==> flow/design.v <==
module ALU(
    input [31:0] rs1,
    input [31:0] rs2,
    input [3:0]  ALUControl,
    output logic [31:0] rd
);
localparam ADD  = 4'b0000;
localparam SUB  = 4'b1000;
localparam SLL  = 4'b0001;
localparam SLT  = 4'b0010;
localparam SLTU = 4'b0011;
localparam XOR  = 4'b0100;
localparam SRL  = 4'b0101;
localparam SRA  = 4'b1101;
localparam OR   = 4'b0110;
localparam AND  = 4'b0111;
always_comb begin
    unique case (ALUControl) 
        ADD: begin
            rd = rs1 + rs2;
        end
        SUB: begin
            rd = rs1 - rs2;
        end
        SLL: begin
            rd = $unsigned(rs1) << rs2[4:0];
        end
        SLT: begin
            rd = $signed(rs1) < $signed(rs2) ? 1 : 0;
        end
        SLTU: begin
            rd = $unsigned(rs1) < $unsigned(rs2) ? 1 : 0;
        end
        XOR: begin
            rd = rs1 ^ rs2;
        end
        SRL: begin
            rd = $unsigned(rs1) >> rs2[4:0];
        end
        SRA: begin
            rd = $signed(rs1) >>> rs2[4:0];
        end
        OR: begin
            rd = rs1 | rs2;
        end
        AND: begin
            rd = rs1 & rs2;
        end
        default: begin
            rd = 32'b0;
        end
    endcase
end
endmodule
module ALU_Control_Unit(
    input [1:0] ALUOp,
    input [6:0] funct7,
    input [2:0] funct3,
    output logic [3:0] ALUControl
);
localparam ADD  = 4'b0000;
localparam SUB  = 4'b1000;
localparam SLL  = 4'b0001;
localparam SLT  = 4'b0010;
localparam SLTU = 4'b0011;
localparam XOR  = 4'b0100;
localparam SRL  = 4'b0101;
localparam SRA  = 4'b1101;
localparam OR   = 4'b0110;
localparam AND  = 4'b0111;
always_comb begin
    unique case (ALUOp) 
        2'b00: begin
            ALUControl = ADD;
        end
        2'b01: begin
            ALUControl = SUB;
        end
        2'b10: begin
            ALUControl = {funct7[5], funct3};
        end
        2'b11: begin
            if (funct3 == 3'b101) begin         
                ALUControl = {funct7[5], funct3};
            end
            else begin
                ALUControl = {1'b0, funct3};
            end
        end
        default: begin
            ALUControl = ADD;
        end
    endcase
end
endmodule
module Control_Unit(
    input  logic [6:0]  opcode,
    output logic [1:0]  ALUOp,       
    output logic [1:0]  ALUSrcA,     
    output logic        ALUSrcB,            
    output logic        Branch,
    output logic        Jal,
    output logic        Jalr,
    output logic        MemWrite,
    output logic        MemRead,
    output logic [1:0]  ResultSrc,    
    output logic        RegWrite,
    output logic        FALUEnable          
);
always_comb begin
    ALUOp = 2'b00;
    ALUSrcA = 2'b00;
    ALUSrcB = 1'b0;
    Branch = 1'b0;
    Jal = 1'b0;
    Jalr = 1'b0;
    MemWrite = 1'b0;
    MemRead = 1'b0;
    ResultSrc = 2'b00;
    RegWrite = 1'b0;
    FALUEnable = 1'b0;
    case (opcode)
        7'b0110011: begin
            ALUOp = 2'b10;
            RegWrite = 1'b1;
        end
        7'b0000011: begin
            ALUSrcB = 1'b1;
            MemRead = 1'b1;
            ResultSrc = 2'b01;
            RegWrite = 1'b1;
        end
        7'b0010011: begin
            ALUOp = 2'b11;
            ALUSrcB = 1'b1;
            RegWrite = 1'b1;
        end
        7'b1100111: begin
            ALUSrcB = 1'b1;
            Jalr = 1'b1;
            ResultSrc = 2'b10;
            RegWrite = 1'b1;
        end
        7'b0100011: begin
            ALUSrcB = 1'b1;
            MemWrite = 1'b1;
        end
        7'b1100011: begin
            ALUOp = 2'b01;
            Branch = 1'b1;
        end
        7'b0010111: begin
            ALUSrcA = 2'b01;
            ALUSrcB = 1'b1;
            RegWrite = 1'b1;
        end
        7'b0110111: begin
            ALUSrcA = 2'b10;
            ALUSrcB = 1'b1;
            RegWrite = 1'b1;
        end
        7'b1101111: begin
            Jal = 1'b1;
            ResultSrc = 2'b10;
            RegWrite = 1'b1;
        end
    endcase
end
endmodule
module EX_MEM_Reg(
    input clk,
    input rst,
    input [31:0] EX_pc4,
    input [31:0] EX_alu_result,
    input [31:0] EX_rs2_data,
    input [4:0]  EX_rd,
    input [2:0]  EX_funct3,
    input        EX_MemWrite,
    input        EX_MemRead,
    input        EX_RegWrite,
    input [1:0]  EX_ResultSrc,
    output logic [31:0] MEM_pc4,
    output logic [31:0] MEM_alu_result,
    output logic [31:0] MEM_rs2_data,
    output logic [4:0]  MEM_rd,
    output logic [2:0]  MEM_funct3,
    output logic        MEM_MemWrite,
    output logic        MEM_MemRead,
    output logic        MEM_RegWrite,
    output logic [1:0]  MEM_ResultSrc
);
always_ff @(posedge clk or posedge rst) begin
    if (rst) begin
        MEM_pc4         <= 32'b0;
        MEM_alu_result  <= 32'b0;
        MEM_rs2_data    <= 32'b0;
        MEM_rd          <= 5'b0;
        MEM_funct3      <= 3'b0;
        MEM_MemWrite    <= 1'b0;
        MEM_MemRead     <= 1'b0;
        MEM_RegWrite    <= 1'b0;
        MEM_ResultSrc   <= 2'b0;
    end
    else begin
        MEM_pc4         <= EX_pc4;
        MEM_alu_result  <= EX_alu_result;
        MEM_rs2_data    <= EX_rs2_data;
        MEM_rd          <= EX_rd;
        MEM_funct3      <= EX_funct3;
        MEM_MemWrite    <= EX_MemWrite;
        MEM_MemRead     <= EX_MemRead;
        MEM_RegWrite    <= EX_RegWrite;
        MEM_ResultSrc   <= EX_ResultSrc;
    end
end
endmodule
module Forwarding_Unit(
    input [4:0] EX_rs1,
    input [4:0] EX_rs2,
    input [4:0] MEM_rd,
    input       MEM_RegWrite,
    input [4:0] WB_rd,
    input       WB_RegWrite,
    output logic [1:0] ForwardA,
    output logic [1:0] ForwardB
);
always_comb begin
    ForwardA = 2'b00;
    if (MEM_RegWrite && (MEM_rd != 5'b0) && (MEM_rd == EX_rs1)) begin
        ForwardA = 2'b01;
    end
    else if (WB_RegWrite && (WB_rd != 5'b0) && (WB_rd == EX_rs1)) begin
        ForwardA = 2'b10;
    end 
end
always_comb begin
    ForwardB = 2'b00;
    if (MEM_RegWrite && (MEM_rd != 5'b0) && (MEM_rd == EX_rs2)) begin
        ForwardB = 2'b01;
    end
    else if (WB_RegWrite && (WB_rd != 5'b0) && (WB_rd == EX_rs2)) begin
        ForwardB = 2'b10;
    end 
end
endmodule
module Hazard_Detection_Unit(
    input [4:0] ID_rs1,
    input [4:0] ID_rs2,
    input [4:0] EX_rd,
    input       EX_MemRead,
    input ID_Branch,
    input ID_take_branch,
    input ID_Jal,
    input ID_Jalr,
    input ID_Branch_Stall,
    output logic Stall,
    output logic IF_ID_flush,
    output logic ID_EX_flush
);
logic load_use_hazard;
always_comb begin
    load_use_hazard = 1'b0;
    if (EX_MemRead) begin
        if ((EX_rd == ID_rs1) || (EX_rd == ID_rs2)) begin
            if (EX_rd != 5'b0) begin
                load_use_hazard = 1'b1;
            end
        end
    end
end
logic control_hazard;
logic branch_hazard;     
logic jump_hazard;       
always_comb begin
    branch_hazard = 1'b0;
    jump_hazard = 1'b0;
    if (ID_Branch && ID_take_branch) begin
        branch_hazard = 1'b1;
    end
    if (ID_Jal || ID_Jalr) begin
        jump_hazard = 1'b1;
    end
    control_hazard = (branch_hazard || jump_hazard) && !Stall;
end
assign Stall = ID_Branch_Stall || load_use_hazard;
always_comb begin
    IF_ID_flush = 1'b0;
    if (control_hazard) begin
        IF_ID_flush = 1'b1;
    end
end
always_comb begin
    ID_EX_flush = 1'b0;
    if (Stall) begin
        ID_EX_flush = 1'b1;
    end
    if (branch_hazard && control_hazard) begin
        ID_EX_flush = 1'b1;
    end
end
endmodule
module ID_EX_Reg(
    input clk,
    input rst,
    input flush,
    input [31:0] ID_PC,
    input [31:0] ID_pc4,
    input [31:0] ID_rs1_data,
    input [31:0] ID_rs2_data,
    input [31:0] ID_imm,
    input [4:0] ID_rs1,
    input [4:0] ID_rs2,
    input [4:0] ID_rd,
    input [2:0] ID_funct3,
    input [3:0] ID_ALUControl,
    input [1:0] ID_ALUSrcA,
    input       ID_ALUSrcB,
    input       ID_MemWrite,
    input       ID_MemRead,
    input       ID_RegWrite,
    input [1:0] ID_ResultSrc,
    output logic [31:0] EX_PC,
    output logic [31:0] EX_pc4,
    output logic [31:0] EX_rs1_data,
    output logic [31:0] EX_rs2_data,
    output logic [31:0] EX_imm,
    output logic [4:0] EX_rs1,
    output logic [4:0] EX_rs2,
    output logic [4:0] EX_rd,
    output logic [2:0] EX_funct3,
    output logic [3:0] EX_ALUControl,
    output logic [1:0] EX_ALUSrcA,
    output logic       EX_ALUSrcB,
    output logic       EX_MemWrite,
    output logic       EX_MemRead,
    output logic       EX_RegWrite,
    output logic [1:0] EX_ResultSrc
);
always_ff @(posedge clk or posedge rst) begin
    if (rst) begin
        EX_PC       <= 32'b0;
        EX_pc4      <= 32'b0;
        EX_rs1_data <= 32'b0;
        EX_rs2_data <= 32'b0;
        EX_imm      <= 32'b0;
        EX_rs1      <= 5'b0;
        EX_rs2      <= 5'b0;
        EX_rd       <= 5'b0;
        EX_funct3   <= 3'b0;
        EX_ALUControl <= 4'b0;
        EX_ALUSrcA  <= 2'b0;
        EX_ALUSrcB  <= 1'b0;
        EX_MemWrite <= 1'b0;
        EX_MemRead  <= 1'b0;
        EX_RegWrite <= 1'b0;
        EX_ResultSrc <= 2'b0;
    end
    else if (flush) begin
        EX_PC       <= 32'b0;
        EX_pc4      <= 32'b0;
        EX_rs1_data <= 32'b0;
        EX_rs2_data <= 32'b0;
        EX_imm      <= 32'b0;
        EX_rs1      <= 5'b0;
        EX_rs2      <= 5'b0;
        EX_rd       <= 5'b0;
        EX_funct3   <= 3'b0;
        EX_ALUControl <= 4'b0;
        EX_ALUSrcA  <= 2'b0;
        EX_ALUSrcB  <= 1'b0;
        EX_MemWrite <= 1'b0;
        EX_MemRead  <= 1'b0;
        EX_RegWrite <= 1'b0;
        EX_ResultSrc <= 2'b0;
    end
    else begin
        EX_PC       <= ID_PC;
        EX_pc4      <= ID_pc4;
        EX_rs1_data <= ID_rs1_data;
        EX_rs2_data <= ID_rs2_data;
        EX_imm      <= ID_imm;
        EX_rs1      <= ID_rs1;
        EX_rs2      <= ID_rs2;
        EX_rd       <= ID_rd;
        EX_funct3   <= ID_funct3;
        EX_ALUControl <= ID_ALUControl;
        EX_ALUSrcA  <= ID_ALUSrcA;
        EX_ALUSrcB  <= ID_ALUSrcB;
        EX_MemWrite <= ID_MemWrite;
        EX_MemRead  <= ID_MemRead;
        EX_RegWrite <= ID_RegWrite;
        EX_ResultSrc <= ID_ResultSrc;
    end
end
endmodule
module ID_Forwarding_Unit(
    input [4:0] ID_rs1,
    input [4:0] ID_rs2,
    input       ID_Branch,       
    input       ID_Jalr,
    input [4:0] EX_rd,
    input       EX_RegWrite,
    input       EX_MemRead,
    input [4:0] MEM_rd,
    input       MEM_RegWrite,
    input       MEM_MemRead,
    input [4:0] WB_rd,
    input       WB_RegWrite,
    output logic [1:0] ID_ForwardA,
    output logic [1:0] ID_ForwardB,
    output logic ID_Branch_Stall
);
logic need_forwarding;
assign need_forwarding = ID_Branch || ID_Jalr;
always_comb begin
    ID_ForwardA = 2'b00;
    if (need_forwarding) begin
        if (MEM_RegWrite && (MEM_rd != 5'b0) && (MEM_rd == ID_rs1)) begin
            ID_ForwardA = 2'b01;
        end
        else if (WB_RegWrite && (WB_rd != 5'b0) && (WB_rd == ID_rs1)) begin
            ID_ForwardA = 2'b10;
        end
    end
end
always_comb begin
    ID_ForwardB = 2'b00;
    if (need_forwarding) begin
        if (MEM_RegWrite && (MEM_rd != 5'b0) && (MEM_rd == ID_rs2)) begin
            ID_ForwardB = 2'b01;
        end
        else if (WB_RegWrite && (WB_rd != 5'b0) && (WB_rd == ID_rs2)) begin
            ID_ForwardB = 2'b10;
        end
    end
end
always_comb begin
    ID_Branch_Stall = 1'b0;
    if (need_forwarding) begin
        if (EX_RegWrite && (EX_rd != 5'b0)) begin
            if ((EX_rd == ID_rs1) || (EX_rd == ID_rs2)) begin
                ID_Branch_Stall = 1'b1;
            end
        end
        if (MEM_MemRead && MEM_RegWrite && (MEM_rd != 5'b0)) begin
            if ((MEM_rd == ID_rs1) || (MEM_rd == ID_rs2)) begin
                ID_Branch_Stall = 1'b1;
            end
        end
    end
end
endmodule
module IF_ID_Reg(
    input clk,
    input rst,
    input stall,
    input flush,
    input [31:0] IF_PC,
    input [31:0] IF_pc4,
    input [31:0] IF_instr,
    output logic [31:0] ID_PC,
    output logic [31:0] ID_pc4,
    output logic [31:0] ID_instr
);
always_ff @(posedge clk or posedge rst) begin
    if (rst) begin
        ID_PC       <= 32'b0;
        ID_pc4      <= 32'b0;
        ID_instr    <= 32'h00000013;  
    end
    else if (flush) begin
        ID_PC       <= 32'b0;
        ID_pc4      <= 32'b0;
        ID_instr    <= 32'h00000013;
    end
    else if (!stall) begin
        ID_PC       <= IF_PC;
        ID_pc4      <= IF_pc4;
        ID_instr    <= IF_instr;
    end
end
endmodule
module MEM_WB_Reg(
    input clk,
    input rst,
    input [31:0] MEM_pc4,
    input [31:0] MEM_alu_result,
    input [31:0] MEM_load_data,
    input [4:0]  MEM_rd,
    input        MEM_RegWrite,
    input [1:0]  MEM_ResultSrc,
    output logic [31:0] WB_pc4,
    output logic [31:0] WB_alu_result,
    output logic [31:0] WB_load_data,
    output logic [4:0]  WB_rd,
    output logic        WB_RegWrite,
    output logic [1:0]  WB_ResultSrc
);
always_ff @(posedge clk or posedge rst) begin
    if (rst) begin
        WB_pc4          <= 32'b0;
        WB_alu_result   <= 32'b0;
        WB_load_data    <= 32'b0;
        WB_rd           <= 5'b0;
        WB_RegWrite     <= 1'b0;
        WB_ResultSrc    <= 2'b0;
    end
    else begin
        WB_pc4          <= MEM_pc4;
        WB_alu_result   <= MEM_alu_result;
        WB_load_data    <= MEM_load_data;
        WB_rd           <= MEM_rd;
        WB_RegWrite     <= MEM_RegWrite;
        WB_ResultSrc    <= MEM_ResultSrc;
    end
end
endmodule
module branch_decision(
    input       Branch,
    input [2:0] funct3,
    input       eq,
    input       lt,
    input       ltu,
    output logic take_branch
);
localparam BEQ  = 3'b000;
localparam BNE  = 3'b001;
localparam BLT  = 3'b100;
localparam BGE  = 3'b101;
localparam BLTU = 3'b110;
localparam BGEU = 3'b111;
always_comb begin
    if (!Branch) begin
        take_branch = 1'b0;
    end
    else begin
        case (funct3)
            BEQ: begin
                take_branch = eq;
            end
            BNE: begin
                take_branch = ~eq;
            end
            BLT: begin
                take_branch = lt;
            end
            BGE: begin
                take_branch = ~lt;
            end
            BLTU: begin
                take_branch = ltu;
            end
            BGEU: begin
                take_branch = ~ltu;
            end
            default: begin
                take_branch = 1'b0;
            end
        endcase
    end
end
endmodule
module comparator(
    input [31:0] rs1,
    input [31:0] rs2,
    output logic eq,
    output logic lt,
    output logic ltu
);
assign eq = (rs1 == rs2);
assign lt = ($signed(rs1) < $signed(rs2));
assign ltu = (rs1 < rs2);
endmodule
module imm_gen(
    input  logic [31:0] instr,
    output logic [31:0] imm
);
logic [6:0] opcode;
assign opcode = instr[6:0];
always_comb begin
    case(opcode) 
        7'b0000011, 7'b0010011, 7'b1100111: begin
            imm = {{20{instr[31]}}, instr[31:20]};
        end
        7'b0100011: begin
            imm = {{20{instr[31]}}, instr[31:25], instr[11:7]};
        end
        7'b1100011: begin
            imm = {{19{instr[31]}}, instr[31], instr[7], instr[30:25], instr[11:8], 1'b0};
        end
        7'b0010111, 7'b0110111: begin
            imm = {instr[31:12], 12'b0};
        end
        7'b1101111: begin
            imm = {{11{instr[31]}}, instr[31], instr[19:12], instr[20], instr[30:21], 1'b0};
        end
        default: begin
            imm = 32'b0;
        end
    endcase
end
endmodule
module load_data(
    input        MemRead,
    input [31:0] dm_rdata,
    input [2:0]  funct3,
    input [31:0] alu_result,
    output logic [31:0] load_data_final
);
localparam LW  = 3'b010;
localparam LB  = 3'b000;
localparam LH  = 3'b001;
localparam LBU = 3'b100;
localparam LHU = 3'b101;
always_comb begin
    load_data_final = 32'b0;
    if (MemRead) begin
        load_data_final = dm_rdata;
        case (funct3)
            LW: begin
                load_data_final = dm_rdata;
            end
            LB: begin
                case (alu_result[1:0]) 
                    2'b00: load_data_final = {{24{dm_rdata[7]}}, dm_rdata[7:0]};
                    2'b01: load_data_final = {{24{dm_rdata[15]}}, dm_rdata[15:8]};
                    2'b10: load_data_final = {{24{dm_rdata[23]}}, dm_rdata[23:16]};
                    2'b11: load_data_final = {{24{dm_rdata[31]}}, dm_rdata[31:24]};
                endcase
            end
            LH: begin
                case (alu_result[1])
                    1'b0: load_data_final = {{16{dm_rdata[15]}}, dm_rdata[15:0]};
                    1'b1: load_data_final = {{16{dm_rdata[31]}}, dm_rdata[31:16]};
                endcase
            end
            LBU: begin
                case (alu_result[1:0])
                    2'b00: load_data_final = {24'b0, dm_rdata[7:0]};
                    2'b01: load_data_final = {24'b0, dm_rdata[15:8]};
                    2'b10: load_data_final = {24'b0, dm_rdata[23:16]};
                    2'b11: load_data_final = {24'b0, dm_rdata[31:24]};
                endcase
            end 
            LHU: begin
                case(alu_result[1])
                    1'b0: load_data_final = {16'b0, dm_rdata[15:0]};
                    1'b1: load_data_final = {16'b0, dm_rdata[31:16]};
                endcase
            end
        endcase
    end
end
endmodule
module pc_mux(
    input [1:0]  PCSel,
    input [31:0] pc4,
    input [31:0] pc_imm,
    input [31:0] ALU_Result,
    output logic [31:0] pc_next
);
always_comb begin
    case (PCSel)
        2'b00: begin
            pc_next = pc4;
        end
        2'b01: begin
            pc_next = pc_imm;
        end
        2'b10: begin
            pc_next = {ALU_Result[31:1], 1'b0};
        end
        default: begin
            pc_next = pc4;
        end
    endcase
end
endmodule
module pc_select(
    input Branch,
    input take_branch,
    input Jal,
    input Jalr,
    output logic [1:0] PCSel
);
always_comb begin
    if (Jalr) begin
        PCSel = 2'b10;
    end
    else if (Jal) begin
        PCSel = 2'b01;
    end
    else if (Branch && take_branch) begin
        PCSel = 2'b01;
    end
    else begin
        PCSel = 2'b00;
    end
end
endmodule
module regfile(
    input logic clk,
    input  logic [4:0]  rs1_addr,
    input  logic [4:0]  rs2_addr,
    output logic [31:0] rs1_data,
    output logic [31:0] rs2_data,
    input  logic        we,
    input  logic [4:0]  rd_addr,
    input  logic [31:0] rd_data
);
logic [31:0] regs [31:0];
assign rs1_data = (rs1_addr == 5'b0) ? 32'b0 :
                  (we && (rd_addr == rs1_addr)) ? rd_data : regs[rs1_addr];
assign rs2_data = (rs2_addr == 5'b0) ? 32'b0 :
                  (we && (rd_addr == rs2_addr)) ? rd_data : regs[rs2_addr];
always_ff @(posedge clk) begin
    if (we && (rd_addr != 5'b0)) begin
        regs[rd_addr] <= rd_data;
    end
end
endmodule
module store_data(
    input [2:0]  funct3,
    input        MemWrite,
    input [31:0] rs2_data,
    input [31:0] alu_result,
    output logic [3:0]  dm_web,
    output logic [31:0] dm_wdata
);
localparam SW = 3'b010;
localparam SB = 3'b000;
localparam SH = 3'b001;
always_comb begin
    dm_wdata = 32'b0;
    dm_web = 4'b1111;
    if (MemWrite) begin
        case(funct3)
            SB: begin
                dm_wdata = {4{rs2_data[7:0]}};
                case (alu_result[1:0]) 
                    2'b00: dm_web = 4'b1110;
                    2'b01: dm_web = 4'b1101;
                    2'b10: dm_web = 4'b1011;
                    2'b11: dm_web = 4'b0111;
                endcase
            end
            SH: begin
                dm_wdata = {2{rs2_data[15:0]}};
                case (alu_result[1:0]) 
                    2'b00: dm_web = 4'b1100;
                    2'b10: dm_web = 4'b0011;
                    default: dm_web = 4'b1111;
                endcase
            end
            SW: begin
                dm_wdata = rs2_data;
                dm_web = 4'b0;
            end
            default: begin
                dm_wdata = rs2_data;
                dm_web = 4'b1111;
            end
        endcase
    end
end
endmodule
module CPU(
    input logic clk,
    input logic rst,
    output logic [31:0] im_addr,
    input  logic [31:0] im_rdata,     
    output logic [31:0] dm_addr,
    output logic [31:0] dm_wdata,    
    output logic [3:0]  dm_web,       
    input  logic [31:0] dm_rdata      
);
logic [31:0] IF_PC;
logic [31:0] IF_pc4;
logic [31:0] IF_PC_next;
logic [31:0] IF_instr;
logic [31:0] ID_PC;
logic [31:0] ID_pc4;
logic [31:0] ID_instr;
logic IF_ID_stall;
logic IF_ID_flush;
logic [6:0] ID_opcode;
logic [4:0] ID_rd;
logic [2:0] ID_funct3;
logic [4:0] ID_rs1;
logic [4:0] ID_rs2;
logic [6:0] ID_funct7;
logic [31:0] ID_rs1_data;
logic [31:0] ID_rs2_data;
logic [31:0] ID_imm;
logic [1:0] ID_ALUOp;
logic [1:0] ID_ALUSrcA;
logic ID_ALUSrcB;
logic ID_Branch;
logic ID_Jal;
logic ID_Jalr;
logic ID_MemWrite;
logic ID_MemRead;
logic ID_RegWrite;
logic [1:0] ID_ResultSrc;
logic [3:0] ID_ALUControl;
logic [31:0] ID_pc_imm;
logic [31:0] ID_jalr_target;
logic ID_eq;
logic ID_lt;
logic ID_ltu;
logic ID_take_branch;
logic [1:0] ID_PCSel;
logic [1:0] ID_ForwardA;
logic [1:0] ID_ForwardB;
logic [31:0] ID_forward_rs1;
logic [31:0] ID_forward_rs2;
logic ID_Branch_Stall;
logic ID_EX_flush;
logic [31:0] EX_PC;
logic [31:0] EX_pc4;
logic [31:0] EX_rs1_data;
logic [31:0] EX_rs2_data;
logic [31:0] EX_imm;
logic [4:0] EX_rs1;
logic [4:0] EX_rs2;
logic [4:0] EX_rd;
logic [2:0] EX_funct3;
logic [3:0] EX_ALUControl;
logic [1:0] EX_ALUSrcA;
logic EX_ALUSrcB;
logic EX_MemWrite;
logic EX_MemRead;
logic EX_RegWrite;
logic [1:0] EX_ResultSrc;
logic [31:0] EX_alu_in1;
logic [31:0] EX_alu_in2;
logic [31:0] EX_alu_result;
logic [1:0] ForwardA;
logic [1:0] ForwardB;
logic [31:0] EX_forward_rs1;
logic [31:0] EX_forward_rs2;
logic [31:0] MEM_pc4;
logic [31:0] MEM_alu_result;
logic [31:0] MEM_rs2_data;
logic [4:0] MEM_rd;
logic [2:0] MEM_funct3;
logic MEM_MemWrite;
logic MEM_MemRead;
logic MEM_RegWrite;
logic [1:0] MEM_ResultSrc;
logic [31:0] MEM_load_data;
logic [31:0] MEM_fwd_data;
logic [31:0] WB_pc4;
logic [31:0] WB_alu_result;
logic [31:0] WB_load_data;
logic [4:0] WB_rd;
logic WB_RegWrite;
logic [1:0] WB_ResultSrc;
logic [31:0] WB_write_data;
assign im_addr = IF_PC;
assign IF_instr = im_rdata;
assign IF_pc4 = IF_PC + 32'd4;
pc_mux u_pc_mux(
    .PCSel(ID_PCSel),
    .pc4(IF_pc4),
    .pc_imm(ID_pc_imm),
    .ALU_Result(ID_jalr_target),
    .pc_next(IF_PC_next)
);
always_ff @(posedge clk or posedge rst) begin
    if (rst) begin
        IF_PC <= 32'b0;
    end
    else if (!IF_ID_stall) begin
        IF_PC <= IF_PC_next;
    end
end
Hazard_Detection_Unit u_hazard_detection(
    .ID_rs1(ID_rs1),
    .ID_rs2(ID_rs2),
    .EX_rd(EX_rd),
    .EX_MemRead(EX_MemRead),
    .ID_Branch(ID_Branch),
    .ID_take_branch(ID_take_branch),
    .ID_Jal(ID_Jal),
    .ID_Jalr(ID_Jalr),
    .ID_Branch_Stall(ID_Branch_Stall),
    .Stall(IF_ID_stall),
    .IF_ID_flush(IF_ID_flush),
    .ID_EX_flush(ID_EX_flush)
);
IF_ID_Reg u_IF_ID_Reg(
    .clk(clk),
    .rst(rst),
    .stall(IF_ID_stall),
    .flush(IF_ID_flush),
    .IF_PC(IF_PC),
    .IF_pc4(IF_pc4),
    .IF_instr(IF_instr),
    .ID_PC(ID_PC),
    .ID_pc4(ID_pc4),
    .ID_instr(ID_instr)
);
assign ID_opcode = ID_instr[6:0];
assign ID_rd = ID_instr[11:7];
assign ID_funct3 = ID_instr[14:12];
assign ID_rs1 = ID_instr[19:15];
assign ID_rs2 = ID_instr[24:20];
assign ID_funct7 = ID_instr[31:25];
regfile u_regfile(
    .clk(clk),
    .rs1_addr(ID_rs1),
    .rs2_addr(ID_rs2),
    .rs1_data(ID_rs1_data),
    .rs2_data(ID_rs2_data),
    .we(WB_RegWrite),
    .rd_addr(WB_rd),
    .rd_data(WB_write_data)
);
imm_gen u_imm(
    .instr(ID_instr),
    .imm(ID_imm)
);
assign ID_pc_imm = ID_PC + ID_imm;
assign ID_jalr_target = ID_forward_rs1 + ID_imm;
ID_Forwarding_Unit u_id_forwarding(
    .ID_rs1(ID_rs1),
    .ID_rs2(ID_rs2),
    .ID_Branch(ID_Branch),
    .ID_Jalr(ID_Jalr),
    .EX_rd(EX_rd),
    .EX_RegWrite(EX_RegWrite),
    .EX_MemRead(EX_MemRead),
    .MEM_rd(MEM_rd),
    .MEM_RegWrite(MEM_RegWrite),
    .MEM_MemRead(MEM_MemRead),
    .WB_rd(WB_rd),
    .WB_RegWrite(WB_RegWrite),
    .ID_ForwardA(ID_ForwardA),
    .ID_ForwardB(ID_ForwardB),
    .ID_Branch_Stall(ID_Branch_Stall)
);
always_comb begin
    case (ID_ForwardA)
        2'b00: ID_forward_rs1 = ID_rs1_data;
        2'b01: ID_forward_rs1 = MEM_fwd_data;
        2'b10: ID_forward_rs1 = WB_write_data;
        default: ID_forward_rs1 = ID_rs1_data;
    endcase
end
always_comb begin
    case (ID_ForwardB)
        2'b00: ID_forward_rs2 = ID_rs2_data;
        2'b01: ID_forward_rs2 = MEM_fwd_data;
        2'b10: ID_forward_rs2 = WB_write_data;
        default: ID_forward_rs2 = ID_rs2_data;
    endcase
end
Control_Unit u_ctrl(
    .opcode(ID_opcode),
    .ALUOp(ID_ALUOp),
    .ALUSrcA(ID_ALUSrcA),
    .ALUSrcB(ID_ALUSrcB),
    .Branch(ID_Branch),
    .Jal(ID_Jal),
    .Jalr(ID_Jalr),
    .MemWrite(ID_MemWrite),
    .MemRead(ID_MemRead),
    .ResultSrc(ID_ResultSrc),
    .RegWrite(ID_RegWrite),
    .FALUEnable()
);
ALU_Control_Unit u_aluctrl(
    .ALUOp(ID_ALUOp),
    .funct7(ID_funct7),
    .funct3(ID_funct3),
    .ALUControl(ID_ALUControl)
);
comparator u_com(
    .rs1(ID_forward_rs1),
    .rs2(ID_forward_rs2),
    .eq(ID_eq),
    .lt(ID_lt),
    .ltu(ID_ltu)
);
branch_decision u_br_dec(
    .Branch(ID_Branch),
    .funct3(ID_funct3),
    .eq(ID_eq),
    .lt(ID_lt),
    .ltu(ID_ltu),
    .take_branch(ID_take_branch)
);
pc_select u_pc_sel(
    .Branch(ID_Branch),
    .take_branch(ID_take_branch),
    .Jal(ID_Jal),
    .Jalr(ID_Jalr),
    .PCSel(ID_PCSel)
);
ID_EX_Reg u_ID_EX_Reg(
    .clk(clk),
    .rst(rst),
    .flush(ID_EX_flush),
    .ID_PC(ID_PC),
    .ID_pc4(ID_pc4),
    .ID_rs1_data(ID_rs1_data),
    .ID_rs2_data(ID_rs2_data),
    .ID_imm(ID_imm),
    .ID_rs1(ID_rs1),
    .ID_rs2(ID_rs2),
    .ID_rd(ID_rd),
    .ID_funct3(ID_funct3),
    .ID_ALUControl(ID_ALUControl),
    .ID_ALUSrcA(ID_ALUSrcA),
    .ID_ALUSrcB(ID_ALUSrcB),
    .ID_MemWrite(ID_MemWrite),
    .ID_MemRead(ID_MemRead),
    .ID_RegWrite(ID_RegWrite),
    .ID_ResultSrc(ID_ResultSrc),
    .EX_PC(EX_PC),
    .EX_pc4(EX_pc4),
    .EX_rs1_data(EX_rs1_data),
    .EX_rs2_data(EX_rs2_data),
    .EX_imm(EX_imm),
    .EX_rs1(EX_rs1),
    .EX_rs2(EX_rs2),
    .EX_rd(EX_rd),
    .EX_funct3(EX_funct3),
    .EX_ALUControl(EX_ALUControl),
    .EX_ALUSrcA(EX_ALUSrcA),
    .EX_ALUSrcB(EX_ALUSrcB),
    .EX_MemWrite(EX_MemWrite),
    .EX_MemRead(EX_MemRead),
    .EX_RegWrite(EX_RegWrite),
    .EX_ResultSrc(EX_ResultSrc)
);
Forwarding_Unit u_forwarding(
    .EX_rs1(EX_rs1),
    .EX_rs2(EX_rs2),
    .MEM_rd(MEM_rd),
    .MEM_RegWrite(MEM_RegWrite),
    .WB_rd(WB_rd),
    .WB_RegWrite(WB_RegWrite),
    .ForwardA(ForwardA),
    .ForwardB(ForwardB)
);
always_comb begin
    case (ForwardA)
        2'b00: EX_forward_rs1 = EX_rs1_data;
        2'b01: EX_forward_rs1 = MEM_fwd_data;
        2'b10: EX_forward_rs1 = WB_write_data;
        default: EX_forward_rs1 = EX_rs1_data;
    endcase
end
always_comb begin
    case (ForwardB)
        2'b00: EX_forward_rs2 = EX_rs2_data;
        2'b01: EX_forward_rs2 = MEM_fwd_data;
        2'b10: EX_forward_rs2 = WB_write_data;
        default: EX_forward_rs2 = EX_rs2_data;
    endcase
end
always_comb begin
    case (EX_ALUSrcA) 
        2'b00: EX_alu_in1 = EX_forward_rs1;
        2'b01: EX_alu_in1 = EX_PC;
        2'b10: EX_alu_in1 = 32'b0;
        default: EX_alu_in1 = EX_forward_rs1;
    endcase
end
assign EX_alu_in2 = (EX_ALUSrcB) ? EX_imm : EX_forward_rs2;
ALU u_alu(
    .rs1(EX_alu_in1),
    .rs2(EX_alu_in2),
    .ALUControl(EX_ALUControl),
    .rd(EX_alu_result)
);
EX_MEM_Reg u_EX_MEM_Reg(
    .clk(clk),
    .rst(rst),
    .EX_pc4(EX_pc4),
    .EX_alu_result(EX_alu_result),
    .EX_rs2_data(EX_forward_rs2),
    .EX_rd(EX_rd),
    .EX_funct3(EX_funct3),
    .EX_MemWrite(EX_MemWrite),
    .EX_MemRead(EX_MemRead),
    .EX_RegWrite(EX_RegWrite),
    .EX_ResultSrc(EX_ResultSrc),
    .MEM_pc4(MEM_pc4),
    .MEM_alu_result(MEM_alu_result),
    .MEM_rs2_data(MEM_rs2_data),
    .MEM_rd(MEM_rd),
    .MEM_funct3(MEM_funct3),
    .MEM_MemWrite(MEM_MemWrite),
    .MEM_MemRead(MEM_MemRead),
    .MEM_RegWrite(MEM_RegWrite),
    .MEM_ResultSrc(MEM_ResultSrc)
);
assign dm_addr = MEM_alu_result;
assign MEM_fwd_data = (MEM_ResultSrc == 2'b10) ? MEM_pc4 : MEM_alu_result;
store_data u_store_data(
    .funct3(MEM_funct3),
    .MemWrite(MEM_MemWrite),
    .rs2_data(MEM_rs2_data),
    .alu_result(MEM_alu_result),
    .dm_web(dm_web),
    .dm_wdata(dm_wdata)
);
load_data u_load_data(
    .MemRead(MEM_MemRead),
    .dm_rdata(dm_rdata),
    .funct3(MEM_funct3),
    .alu_result(MEM_alu_result),
    .load_data_final(MEM_load_data)
);
MEM_WB_Reg u_MEM_WB_Reg(
    .clk(clk),
    .rst(rst),
    .MEM_pc4(MEM_pc4),
    .MEM_alu_result(MEM_alu_result),
    .MEM_load_data(MEM_load_data),
    .MEM_rd(MEM_rd),
    .MEM_RegWrite(MEM_RegWrite),
    .MEM_ResultSrc(MEM_ResultSrc),
    .WB_pc4(WB_pc4),
    .WB_alu_result(WB_alu_result),
    .WB_load_data(WB_load_data),
    .WB_rd(WB_rd),
    .WB_RegWrite(WB_RegWrite),
    .WB_ResultSrc(WB_ResultSrc)
);
always_comb begin
    case (WB_ResultSrc)
        2'b00: WB_write_data = WB_alu_result;
        2'b01: WB_write_data = WB_load_data;
        2'b10: WB_write_data = WB_pc4;
        default: WB_write_data = 32'b0;
    endcase
end
endmodule
=== Tool chain data of CPU ===
Tool output for the design above before and after an edit, in the order of the flow.
"original" refers to lines of the RTL above, "edited" to lines of the edited file.
"difference": "edited" minus "original" as printed here. "relative change": 100 x difference / "original".
Operators carry their Yosys type and port widths (W data, S select, Z words).
Library cell names are shortened.
A cell with - has no value.

* Top: CPU
* Clock: clk
* Cell library: sky130hd
* Corner: tt_025C_1v80

=== Edit of the RTL ===
Unified diff, file above to edited file.
The edit is scripted: it alters the design's behaviour and was not made to optimise anything.

<pre>
@@ -192,5 +192,4 @@
 always_ff @(posedge clk or posedge rst) begin
     if (rst) begin
-        MEM_pc4         <= 32'b0;
         MEM_alu_result  <= 32'b0;
         MEM_rs2_data    <= 32'b0;
@@ -203,5 +202,4 @@
     end
     else begin
-        MEM_pc4         <= EX_pc4;
         MEM_alu_result  <= EX_alu_result;
         MEM_rs2_data    <= EX_rs2_data;
@@ -214,4 +212,5 @@
     end
 end
+always_comb MEM_pc4 = EX_pc4;
 endmodule
 module Forwarding_Unit(
</pre>

=== Elaborated design ===
Yosys after proc, flatten, opt, wreduce and memory -nomap, before mapping. Memory bits, and registers merged into a memory's read port (data or address), are not among the register bits. Print and check cells are not counted.
Yosys's memory passes give these memory sizes; they may raise the number of words (mostly to a power of two), join words into wider ones and drop unused or constant bits.

{| class="wikitable"
|+ Cells by class
! element !! original !! edited !! difference !! relative change (%)
|-
| add/subtract/negate cells || 5 || 5 || 0 || 0.00
|-
| magnitude comparators || 4 || 4 || 0 || 0.00
|-
| eq/ne operators || 60 || 60 || 0 || 0.00
|-
| shift operators || 3 || 3 || 0 || 0.00
|-
| mux-type cells || 94 || 94 || 0 || 0.00
|-
| bitwise logic cells || 7 || 7 || 0 || 0.00
|-
| reductions and logical operators || 41 || 41 || 0 || 0.00
|}

Operator kinds equal on both sides are left out: 56.

{| class="wikitable"
|+ Storage and ports
! element !! original !! edited !! difference !! relative change (%)
|-
| register bits after elaboration || 531 || 499 || -32 || -6.03
|-
| RAM bits || 1,024 || 1,024 || 0 || 0.00
|-
| memories kept || 1 || 1 || 0 || 0.00
|-
| input bits || 66 || 66 || 0 || 0.00
|-
| elaborated cells || 250 || 249 || -1 || -0.40
|}

{| class="wikitable"
|+ Memory list
! element !! original !! edited
|-
| shape (words x width / read and write ports) || u_regfile.regs 32x32 r2 w1 || u_regfile.regs 32x32 r2 w1
|}

=== Logic depth ===
Yosys ltp: most cells in a row. Word level: on the elaborated netlist, between registers, memories and ports. Mapped: between sequential cells and ports; inverters and the memories' decode and read muxes count.

{| class="wikitable"
|+ Depth
! element !! original !! edited !! difference !! relative change (%)
|-
| depth after elaboration || 19 || 19 || 0 || 0.00
|-
| ABC_AREA || 0 || 0 || - || -
|-
| depth in mapped cells || 31 || 30 || -1 || -3.23
|-
| depth with buffers taken out || 23 || 22 || -1 || -4.35
|}

=== After synthesis ===
Source: synth_stat.txt of the flow (Yosys; design flattened, memories mapped). It holds for the ABC_AREA given above (unset counts as 0); a run with the other value may have another netlist.

{| class="wikitable"
|+ Mapped netlist
! element !! original !! edited !! difference !! relative change (%)
|-
| mapped cells || 6,323 || 6,260 || -63 || -1.00
|-
| chip area (Yosys) (sq um) || 83,314.9 || 82,375.3 || -939.6 || -1.13
|-
| sequential area (sq um) || 43,890.8 || 43,090.1 || -800.7 || -1.82
|-
| flip-flops || 1,549 || 1,517 || -32 || -2.07
|-
| buffers || 484 || 475 || -9 || -1.86
|}

{| class="wikitable"
|+ Cell types
! cell !! original !! edited !! difference !! relative change (%)
|-
| and2_1 || 170 || 42 || -128 || -75.29
|-
| and3_1 || 40 || 130 || +90 || +225.00
|-
| a21oi_1 || 228 || 305 || +77 || +33.77
|-
| a22o_1 || 8 || 83 || +75 || +937.50
|-
| nand2_1 || 502 || 438 || -64 || -12.75
|-
| o31ai_1 || 89 || 43 || -46 || -51.69
|-
| or3_1 || 15 || 48 || +33 || +220.00
|-
| dfrtp_1 || 522 || 490 || -32 || -6.13
|-
| nor2_1 || 385 || 416 || +31 || +8.05
|-
| clkbuf_1 || 320 || 346 || +26 || +8.12
|-
| o311a_1 || 8 || 28 || +20 || +250.00
|-
| o21ai_0 || 257 || 239 || -18 || -7.00
|-
| mux2_2 || 91 || 75 || -16 || -17.58
|-
| buf_2 || 72 || 56 || -16 || -22.22
|-
| a211oi_1 || 57 || 42 || -15 || -26.32
|-
| nor3_1 || 97 || 86 || -11 || -11.34
|-
| nand2b_1 || 48 || 37 || -11 || -22.92
|-
| o21bai_1 || 17 || 28 || +11 || +64.71
|}

Cell types equal on both sides are left out: 21.
Not every row of either side is listed.
By module: a second synthesis without flattening, with its own total; a netlist apart from the flattened one above.

{| class="wikitable"
|+ Second synthesis, totals
! element !! original !! edited !! difference !! relative change (%)
|-
| cell total of the unflattened synthesis || 6,748 || 6,748 || 0 || 0.00
|-
| area (unflattened synthesis) (sq um) || 86,546.8 || 85,986.2 || -560.6 || -0.65
|}

Each row is one instance without its submodules.

{| class="wikitable"
|+ By module, original
! module !! instances !! cells !! area (sq um) !! sequential area (sq um)
|-
| regfile || 1 || 2,481 || 47,833.4 || 30,749.5
|-
| CPU || 1 || 1,376 || 9,611.7 || 800.8
|-
| ALU || 1 || 1,268 || 8,729.6 || 0.0
|-
| ID_EX_Reg || 1 || 402 || 6,407.4 || 4,754.6
|-
| IF_ID_Reg || 1 || 311 || 3,921.3 || 2,406.1
|-
| EX_MEM_Reg || 1 || 110 || 2,731.4 || 2,727.6
|-
| MEM_WB_Reg || 1 || 105 || 2,606.2 || 2,602.5
|-
| comparator || 1 || 115 || 825.8 || 0.0
|-
| load_data || 1 || 120 || 793.3 || 0.0
|-
| store_data || 1 || 106 || 721.9 || 0.0
|-
| pc_mux || 1 || 113 || 640.6 || 0.0
|-
| imm_gen || 1 || 79 || 546.8 || 0.0
|-
| ID_Forwarding_Unit || 1 || 54 || 436.7 || 0.0
|-
| Forwarding_Unit || 1 || 34 || 257.7 || 0.0
|}

original: Modules not listed: 5.

{| class="wikitable"
|+ By module, edited
! module !! instances !! cells !! area (sq um) !! sequential area (sq um)
|-
| regfile || 1 || 2,481 || 47,833.4 || 30,749.5
|-
| CPU || 1 || 1,376 || 9,611.7 || 800.8
|-
| ALU || 1 || 1,268 || 8,729.6 || 0.0
|-
| ID_EX_Reg || 1 || 402 || 6,407.4 || 4,754.6
|-
| IF_ID_Reg || 1 || 311 || 3,921.3 || 2,406.1
|-
| MEM_WB_Reg || 1 || 105 || 2,606.2 || 2,602.5
|-
| EX_MEM_Reg || 1 || 110 || 2,170.8 || 1,926.8
|-
| comparator || 1 || 115 || 825.8 || 0.0
|-
| load_data || 1 || 120 || 793.3 || 0.0
|-
| store_data || 1 || 106 || 721.9 || 0.0
|-
| pc_mux || 1 || 113 || 640.6 || 0.0
|-
| imm_gen || 1 || 79 || 546.8 || 0.0
|-
| ID_Forwarding_Unit || 1 || 54 || 436.7 || 0.0
|-
| Forwarding_Unit || 1 || 34 || 257.7 || 0.0
|}

edited: Modules not listed: 5.

=== Worst setup path after synthesis ===
Path of least setup slack by OpenSTA after synthesis, without wires, with an ideal clock, recovery checks aside; 20% of the period is set as input and as output delay. Where synthesis merged equal registers, the netlist keeps one of their names.

{| class="wikitable"
|+ Path after synthesis
! element !! original !! edited !! difference !! relative change (%)
|-
| path kind || reg-to-reg || reg-to-reg || - || -
|-
| from || reg u_IF_ID_Reg.ID_instr[15] || reg u_IF_ID_Reg.ID_instr[15] || - || -
|-
| to || reg IF_PC[30] || reg IF_PC[30] || - || -
|-
| period (ns) || 8.5 || 8.5 || 0.0 || 0.00
|-
| time at the first pin (ns) || 0.000 || 0.000 || 0.000 || -
|-
| data arrival time (ns) || 6.228 || 6.020 || -0.208 || -3.34
|-
| required time (ns) || 8.365 || 8.359 || -0.006 || -0.07
|-
| path slack (ns) || 2.137 || 2.339 || +0.202 || -
|-
| delay of the path (ns) || 6.363 || 6.161 || -0.202 || -3.17
|-
| stages on the path || 24 || 29 || +5 || +20.83
|-
| buffers on the path || 5 || 8 || +3 || +60.00
|-
| synthesis period reached (ns) || 6.363 || 6.161 || -0.202 || -3.17
|}

"delay of the path" = arrival - input delay + setup time.
"stages on the path": output pins that drive a net of the path, with the launching flip-flop's if there is one; two outputs of one cell count as two.
"synthesis period reached" is the clock period less the worst setup slack; recovery checks do not enter. This is arithmetic on one report: input and output delays are still those of the set period (20% each).
Between the ends stands the longest chain of elaborated cells between them, by number of cells; it is not shown to be the way that was timed. Of several equally long chains one is given.
Each line given opens the expression or statement behind the cell; cells for indexed reads and writes are added by Yosys, which also makes memories of some case tables.
At most two assigning lines are given for a register; there are more.

Between the ends, after synthesis, original:
* Cells stage by stage: dfrtp_1 > buf_2 > buf_4 > buf_4 > clkbuf_1 > buf_1 > mux4_2 > mux4_2 > nand2_1 > o211ai_1 > o211ai_1 > a21oi_1 > fa_1 > a211oi_1 > o21ai_1 > a311o_1 > o21a_1 > o31a_1 > o41ai_1 > o21ai_0 > o41a_1 > a31oi_1 > xor2_1 > o211ai_1
* Cells in the longest elaborated chain: 17
* Elaborated cells on any way between the ends: 44
* Those cells by class: 2 x add/sub; 2 x compare; 8 x eq/ne; 20 x mux; 3 x logic; 8 x reduce/logical; 1 x memory

{| class="wikitable"
|+ RTL lines, path after synthesis, original
! element !! line !! source
|-
| start: declaration || 463 || <nowiki>output logic [31:0] ID_instr</nowiki>
|-
| start: assignment || 469 || <nowiki>ID_instr    <= 32'h00000013;</nowiki>
|-
| start: assignment || 479 || <nowiki>ID_instr    <= IF_instr;</nowiki>
|-
| $eq A5 B5 Y1 || 421 || <nowiki>else if (WB_RegWrite && (WB_rd != 5'b0) && (WB_rd == ID_rs1)) begin</nowiki>
|-
| $logic_and A1 B1 Y1 || 421 ||
|-
| $mux W2 || 421 ||
|-
| $mux W2 || 418 || <nowiki>if (MEM_RegWrite && (MEM_rd != 5'b0) && (MEM_rd == ID_rs1)) begin</nowiki>
|-
| $mux W2 || 417 || <nowiki>if (need_forwarding) begin</nowiki>
|-
| $eq A2 B2 Y1 || 944 || <nowiki>case (ID_ForwardA)</nowiki>
|-
| $pmux W32 S2 || 944 ||
|-
| [3 not listed] || - ||
|-
| $mux W1 || 533 || <nowiki>if (!Branch) begin</nowiki>
|-
| $logic_and A1 B1 Y1 || 693 || <nowiki>else if (Branch && take_branch) begin</nowiki>
|-
| $mux W1 || 693 ||
|-
| $mux W2 || 690 || <nowiki>else if (Jal) begin</nowiki>
|-
| $mux W2 || 687 || <nowiki>if (Jalr) begin</nowiki>
|-
| $eq A2 B2 Y1 || 663 || <nowiki>case (PCSel)</nowiki>
|-
| $pmux W32 S2 || 663 ||
|-
| end: assignment || 872 || <nowiki>IF_PC <= 32'b0;</nowiki>
|-
| end: assignment || 875 || <nowiki>IF_PC <= IF_PC_next;</nowiki>
|-
| end: declaration || 777 || <nowiki>logic [31:0] IF_PC;</nowiki>
|}

Between the ends, after synthesis, edited:
* Cells stage by stage: dfrtp_1 > buf_2 > buf_2 > buf_2 > buf_2 > buf_2 > buf_2 > buf_2 > buf_2 > mux2i_1 > o22ai_1 > a221oi_1 > nor2_1 > a21oi_1 > o21ai_0 > nand2_1 > a21oi_1 > fa_1 > a21o_1 > a21o_1 > a2111oi_0 > or4_1 > a31o_2 > a21oi_1 > a311o_1 > a2111oi_0 > a21oi_1 > mux2i_1 > nand3_1
* Cells in the longest elaborated chain: 17
* Elaborated cells on any way between the ends: 44
* Those cells by class: 2 x add/sub; 2 x compare; 8 x eq/ne; 20 x mux; 3 x logic; 8 x reduce/logical; 1 x memory

{| class="wikitable"
|+ RTL lines, path after synthesis, edited
! element !! line !! source
|-
| start: declaration || 462 || <nowiki>output logic [31:0] ID_instr</nowiki>
|-
| start: assignment || 468 || <nowiki>ID_instr    <= 32'h00000013;</nowiki>
|-
| start: assignment || 478 || <nowiki>ID_instr    <= IF_instr;</nowiki>
|-
| $eq A5 B5 Y1 || 420 || <nowiki>else if (WB_RegWrite && (WB_rd != 5'b0) && (WB_rd == ID_rs1)) begin</nowiki>
|-
| $logic_and A1 B1 Y1 || 420 ||
|-
| $mux W2 || 420 ||
|-
| $mux W2 || 417 || <nowiki>if (MEM_RegWrite && (MEM_rd != 5'b0) && (MEM_rd == ID_rs1)) begin</nowiki>
|-
| $mux W2 || 416 || <nowiki>if (need_forwarding) begin</nowiki>
|-
| $eq A2 B2 Y1 || 943 || <nowiki>case (ID_ForwardA)</nowiki>
|-
| $pmux W32 S2 || 943 ||
|-
| [3 not listed] || - ||
|-
| $mux W1 || 532 || <nowiki>if (!Branch) begin</nowiki>
|-
| $logic_and A1 B1 Y1 || 692 || <nowiki>else if (Branch && take_branch) begin</nowiki>
|-
| $mux W1 || 692 ||
|-
| $mux W2 || 689 || <nowiki>else if (Jal) begin</nowiki>
|-
| $mux W2 || 686 || <nowiki>if (Jalr) begin</nowiki>
|-
| $eq A2 B2 Y1 || 662 || <nowiki>case (PCSel)</nowiki>
|-
| $pmux W32 S2 || 662 ||
|-
| end: assignment || 871 || <nowiki>IF_PC <= 32'b0;</nowiki>
|-
| end: assignment || 874 || <nowiki>IF_PC <= IF_PC_next;</nowiki>
|-
| end: declaration || 776 || <nowiki>logic [31:0] IF_PC;</nowiki>
|}

=== Timing after layout ===
From the final timing report of the runs of set A: the path of least setup slack in the routed layout; clock arrival at registers is part of the times.

{| class="wikitable"
|+ Path after layout
! element !! original !! edited !! difference !! relative change (%)
|-
| path kind || reg-to-reg || reg-to-reg || - || -
|-
| from || reg u_IF_ID_Reg.ID_instr[18] || reg u_MEM_WB_Reg.WB_rd[2] || - || -
|-
| to || reg IF_PC[30] || reg u_EX_MEM_Reg.MEM_alu_result[30] || - || -
|-
| period (ns) || 7.98 || 7.98 || 0.00 || 0.00
|-
| time at the first pin (ns) || 0.84 || 0.85 || +0.01 || +1.19
|-
| data arrival time (ns) || 8.40 || 7.86 || -0.54 || -6.43
|-
| required time (ns) || 8.64 || 8.69 || +0.05 || +0.58
|-
| path slack (ns) || 0.24 || 0.83 || +0.59 || -
|-
| stages on the path || 21 || 22 || +1 || +4.76
|-
| buffers on the path || 2 || 2 || 0 || 0.00
|}

Between the ends stands the longest chain of elaborated cells between them, by number of cells; it is not shown to be the way that was timed. Of several equally long chains one is given.
At most two assigning lines are given for a register; there are more.

Between the ends, after layout, original:
* Cells stage by stage: dfrtp_4 > or3b_2 > buf_4 > o221ai_1 > o32ai_1 > o221ai_1 > nand2_1 > nor2_1 > fa_1 > a211oi_1 > o21ai_1 > a311o_1 > o21a_1 > o31a_1 > o41ai_1 > buf_4 > o21ai_0 > o41a_1 > a31oi_1 > xor2_1 > o211ai_1
* Cells in the longest elaborated chain: 17
* Elaborated cells on any way between the ends: 44
* Those cells by class: 2 x add/sub; 2 x compare; 8 x eq/ne; 20 x mux; 3 x logic; 8 x reduce/logical; 1 x memory

{| class="wikitable"
|+ RTL lines, path after layout, original
! element !! line !! source
|-
| start: declaration || 463 || <nowiki>output logic [31:0] ID_instr</nowiki>
|-
| start: assignment || 469 || <nowiki>ID_instr    <= 32'h00000013;</nowiki>
|-
| start: assignment || 479 || <nowiki>ID_instr    <= IF_instr;</nowiki>
|-
| $eq A5 B5 Y1 || 421 || <nowiki>else if (WB_RegWrite && (WB_rd != 5'b0) && (WB_rd == ID_rs1)) begin</nowiki>
|-
| $logic_and A1 B1 Y1 || 421 ||
|-
| $mux W2 || 421 ||
|-
| $mux W2 || 418 || <nowiki>if (MEM_RegWrite && (MEM_rd != 5'b0) && (MEM_rd == ID_rs1)) begin</nowiki>
|-
| $mux W2 || 417 || <nowiki>if (need_forwarding) begin</nowiki>
|-
| $eq A2 B2 Y1 || 944 || <nowiki>case (ID_ForwardA)</nowiki>
|-
| $pmux W32 S2 || 944 ||
|-
| [3 not listed] || - ||
|-
| $mux W1 || 533 || <nowiki>if (!Branch) begin</nowiki>
|-
| $logic_and A1 B1 Y1 || 693 || <nowiki>else if (Branch && take_branch) begin</nowiki>
|-
| $mux W1 || 693 ||
|-
| $mux W2 || 690 || <nowiki>else if (Jal) begin</nowiki>
|-
| $mux W2 || 687 || <nowiki>if (Jalr) begin</nowiki>
|-
| $eq A2 B2 Y1 || 663 || <nowiki>case (PCSel)</nowiki>
|-
| $pmux W32 S2 || 663 ||
|-
| end: assignment || 872 || <nowiki>IF_PC <= 32'b0;</nowiki>
|-
| end: assignment || 875 || <nowiki>IF_PC <= IF_PC_next;</nowiki>
|-
| end: declaration || 777 || <nowiki>logic [31:0] IF_PC;</nowiki>
|}

Between the ends, after layout, edited:
* Cells stage by stage: dfrtp_1 > or3_1 > o31ai_4 > nor4_4 > buf_4 > mux2i_1 > o21a_2 > inv_2 > buf_4 > ha_1 > fa_1 > nand2b_1 > a21oi_1 > o21ai_0 > a221o_1 > o21a_1 > o211ai_1 > a31o_2 > a21o_1 > a21oi_1 > o221ai_1 > a221o_1
* Cells in the longest elaborated chain: 10
* Elaborated cells on any way between the ends: 27
* Those cells by class: 2 x add/sub; 6 x eq/ne; 3 x shift; 9 x mux; 3 x logic; 4 x reduce/logical

{| class="wikitable"
|+ RTL lines, path after layout, edited
! element !! line !! source
|-
| start: declaration || 494 || <nowiki>output logic [4:0]  WB_rd,</nowiki>
|-
| start: assignment || 503 || <nowiki>WB_rd           <= 5'b0;</nowiki>
|-
| start: assignment || 511 || <nowiki>WB_rd           <= MEM_rd;</nowiki>
|-
| $reduce_bool A5 Y1 || 231 || <nowiki>else if (WB_RegWrite && (WB_rd != 5'b0) && (WB_rd == EX_rs1)) begin</nowiki>
|-
| $logic_and A1 B1 Y1 x2 || 231 ||
|-
| $mux W2 || 231 ||
|-
| $mux W2 || 228 || <nowiki>if (MEM_RegWrite && (MEM_rd != 5'b0) && (MEM_rd == EX_rs1)) begin</nowiki>
|-
| $eq A2 B2 Y1 || 1048 || <nowiki>case (ForwardA)</nowiki>
|-
| $pmux W32 S2 || 1048 ||
|-
| $pmux W32 S2 || 1064 || <nowiki>case (EX_ALUSrcA)</nowiki>
|-
| $sub A32 B32 Y32 || 23 || <nowiki>rd = rs1 - rs2;</nowiki>
|-
| $pmux W32 S10 || 18 || <nowiki>unique case (ALUControl)</nowiki>
|-
| end: assignment || 194 || <nowiki>MEM_alu_result  <= 32'b0;</nowiki>
|-
| end: assignment || 204 || <nowiki>MEM_alu_result  <= EX_alu_result;</nowiki>
|-
| end: declaration || 183 || <nowiki>output logic [31:0] MEM_alu_result,</nowiki>
|}

=== Flow runs ===
Runs of the flow (Yosys, OpenROAD) on both versions; the two runs of a pair have the same settings. The constraints put input and output delay at 20% of the set period each and load the outputs with 0.01 pF.

Flow settings, set A:
* CORE_UTILIZATION: 40
* PLACE_DENSITY: 0.6
* period_ns: 7.98
* CAP_MARGIN: 20
* CORE_MARGIN: 2
* SLEW_MARGIN: 20

{| class="wikitable"
|+ Final reports, set A
! element !! original !! edited !! difference !! relative change (%)
|-
| synthesis area (sq um) || 83,314.9 || 82,375.3 || -939.6 || -1.13
|-
| die outline area (sq um) || 211,954.0 || 209,585.0 || -2,369.0 || -1.12
|-
| area of the standard cells in the finished layout (sq um) || 95,068.7 || 94,694.6 || -374.1 || -0.39
|-
| utilization after routing || 0.459 || 0.463 || +0.004 || -
|-
| setup slack of the critical path (ns) || 0.240 || 0.833 || +0.593 || -
|-
| total negative setup slack (ns) || 0.000 || 0.000 || 0.000 || -
|-
| worst-case hold slack (ns) || 0.337 || 0.338 || +0.001 || -
|-
| power consumption (mW) || 25.358 || 25.220 || -0.138 || -0.54
|-
| achieved clock period (ns) || 7.740 || 7.147 || -0.593 || -7.66
|}

Flow settings, set B:
* CAP_MARGIN: 35
* CELL_PAD_IN_SITES_GLOBAL_PLACEMENT: 0
* CORE_MARGIN: 9
* CORE_UTILIZATION: 48
* CTS_CLUSTER_SIZE: 22
* MAX_ROUTING_LAYER: met4
* PLACE_DENSITY: 0.87
* SETUP_SLACK_MARGIN: 0.26
* TNS_END_PERCENT: 65
* period_ns: 5.01
* SLEW_MARGIN: 20

{| class="wikitable"
|+ Final reports, set B
! element !! original !! edited !! difference !! relative change (%)
|-
| synthesis area (sq um) || 83,314.9 || 82,375.3 || -939.6 || -1.13
|-
| die outline area (sq um) || 188,895.0 || 186,853.0 || -2,042.0 || -1.08
|-
| area of the standard cells in the finished layout (sq um) || 107,893.0 || 107,029.0 || -864.0 || -0.80
|-
| utilization after routing || 0.627 || 0.629 || +0.002 || -
|-
| setup slack of the critical path (ns) || -1.151 || -1.244 || -0.093 || -
|-
| total negative setup slack (ns) || -306.715 || -331.086 || -24.371 || -
|-
| worst-case hold slack (ns) || 0.326 || 0.355 || +0.029 || -
|-
| power consumption (mW) || 44.491 || 43.819 || -0.672 || -1.51
|-
| achieved clock period (ns) || 6.162 || 6.254 || +0.092 || +1.49
|}

By "achieved clock period" is meant the clock period of the run minus its worst setup slack. This is arithmetic on one report: input and output delays are still those of the set period (20% each).
"power consumption": no workload was simulated; the value follows from the tool's default switching activity.
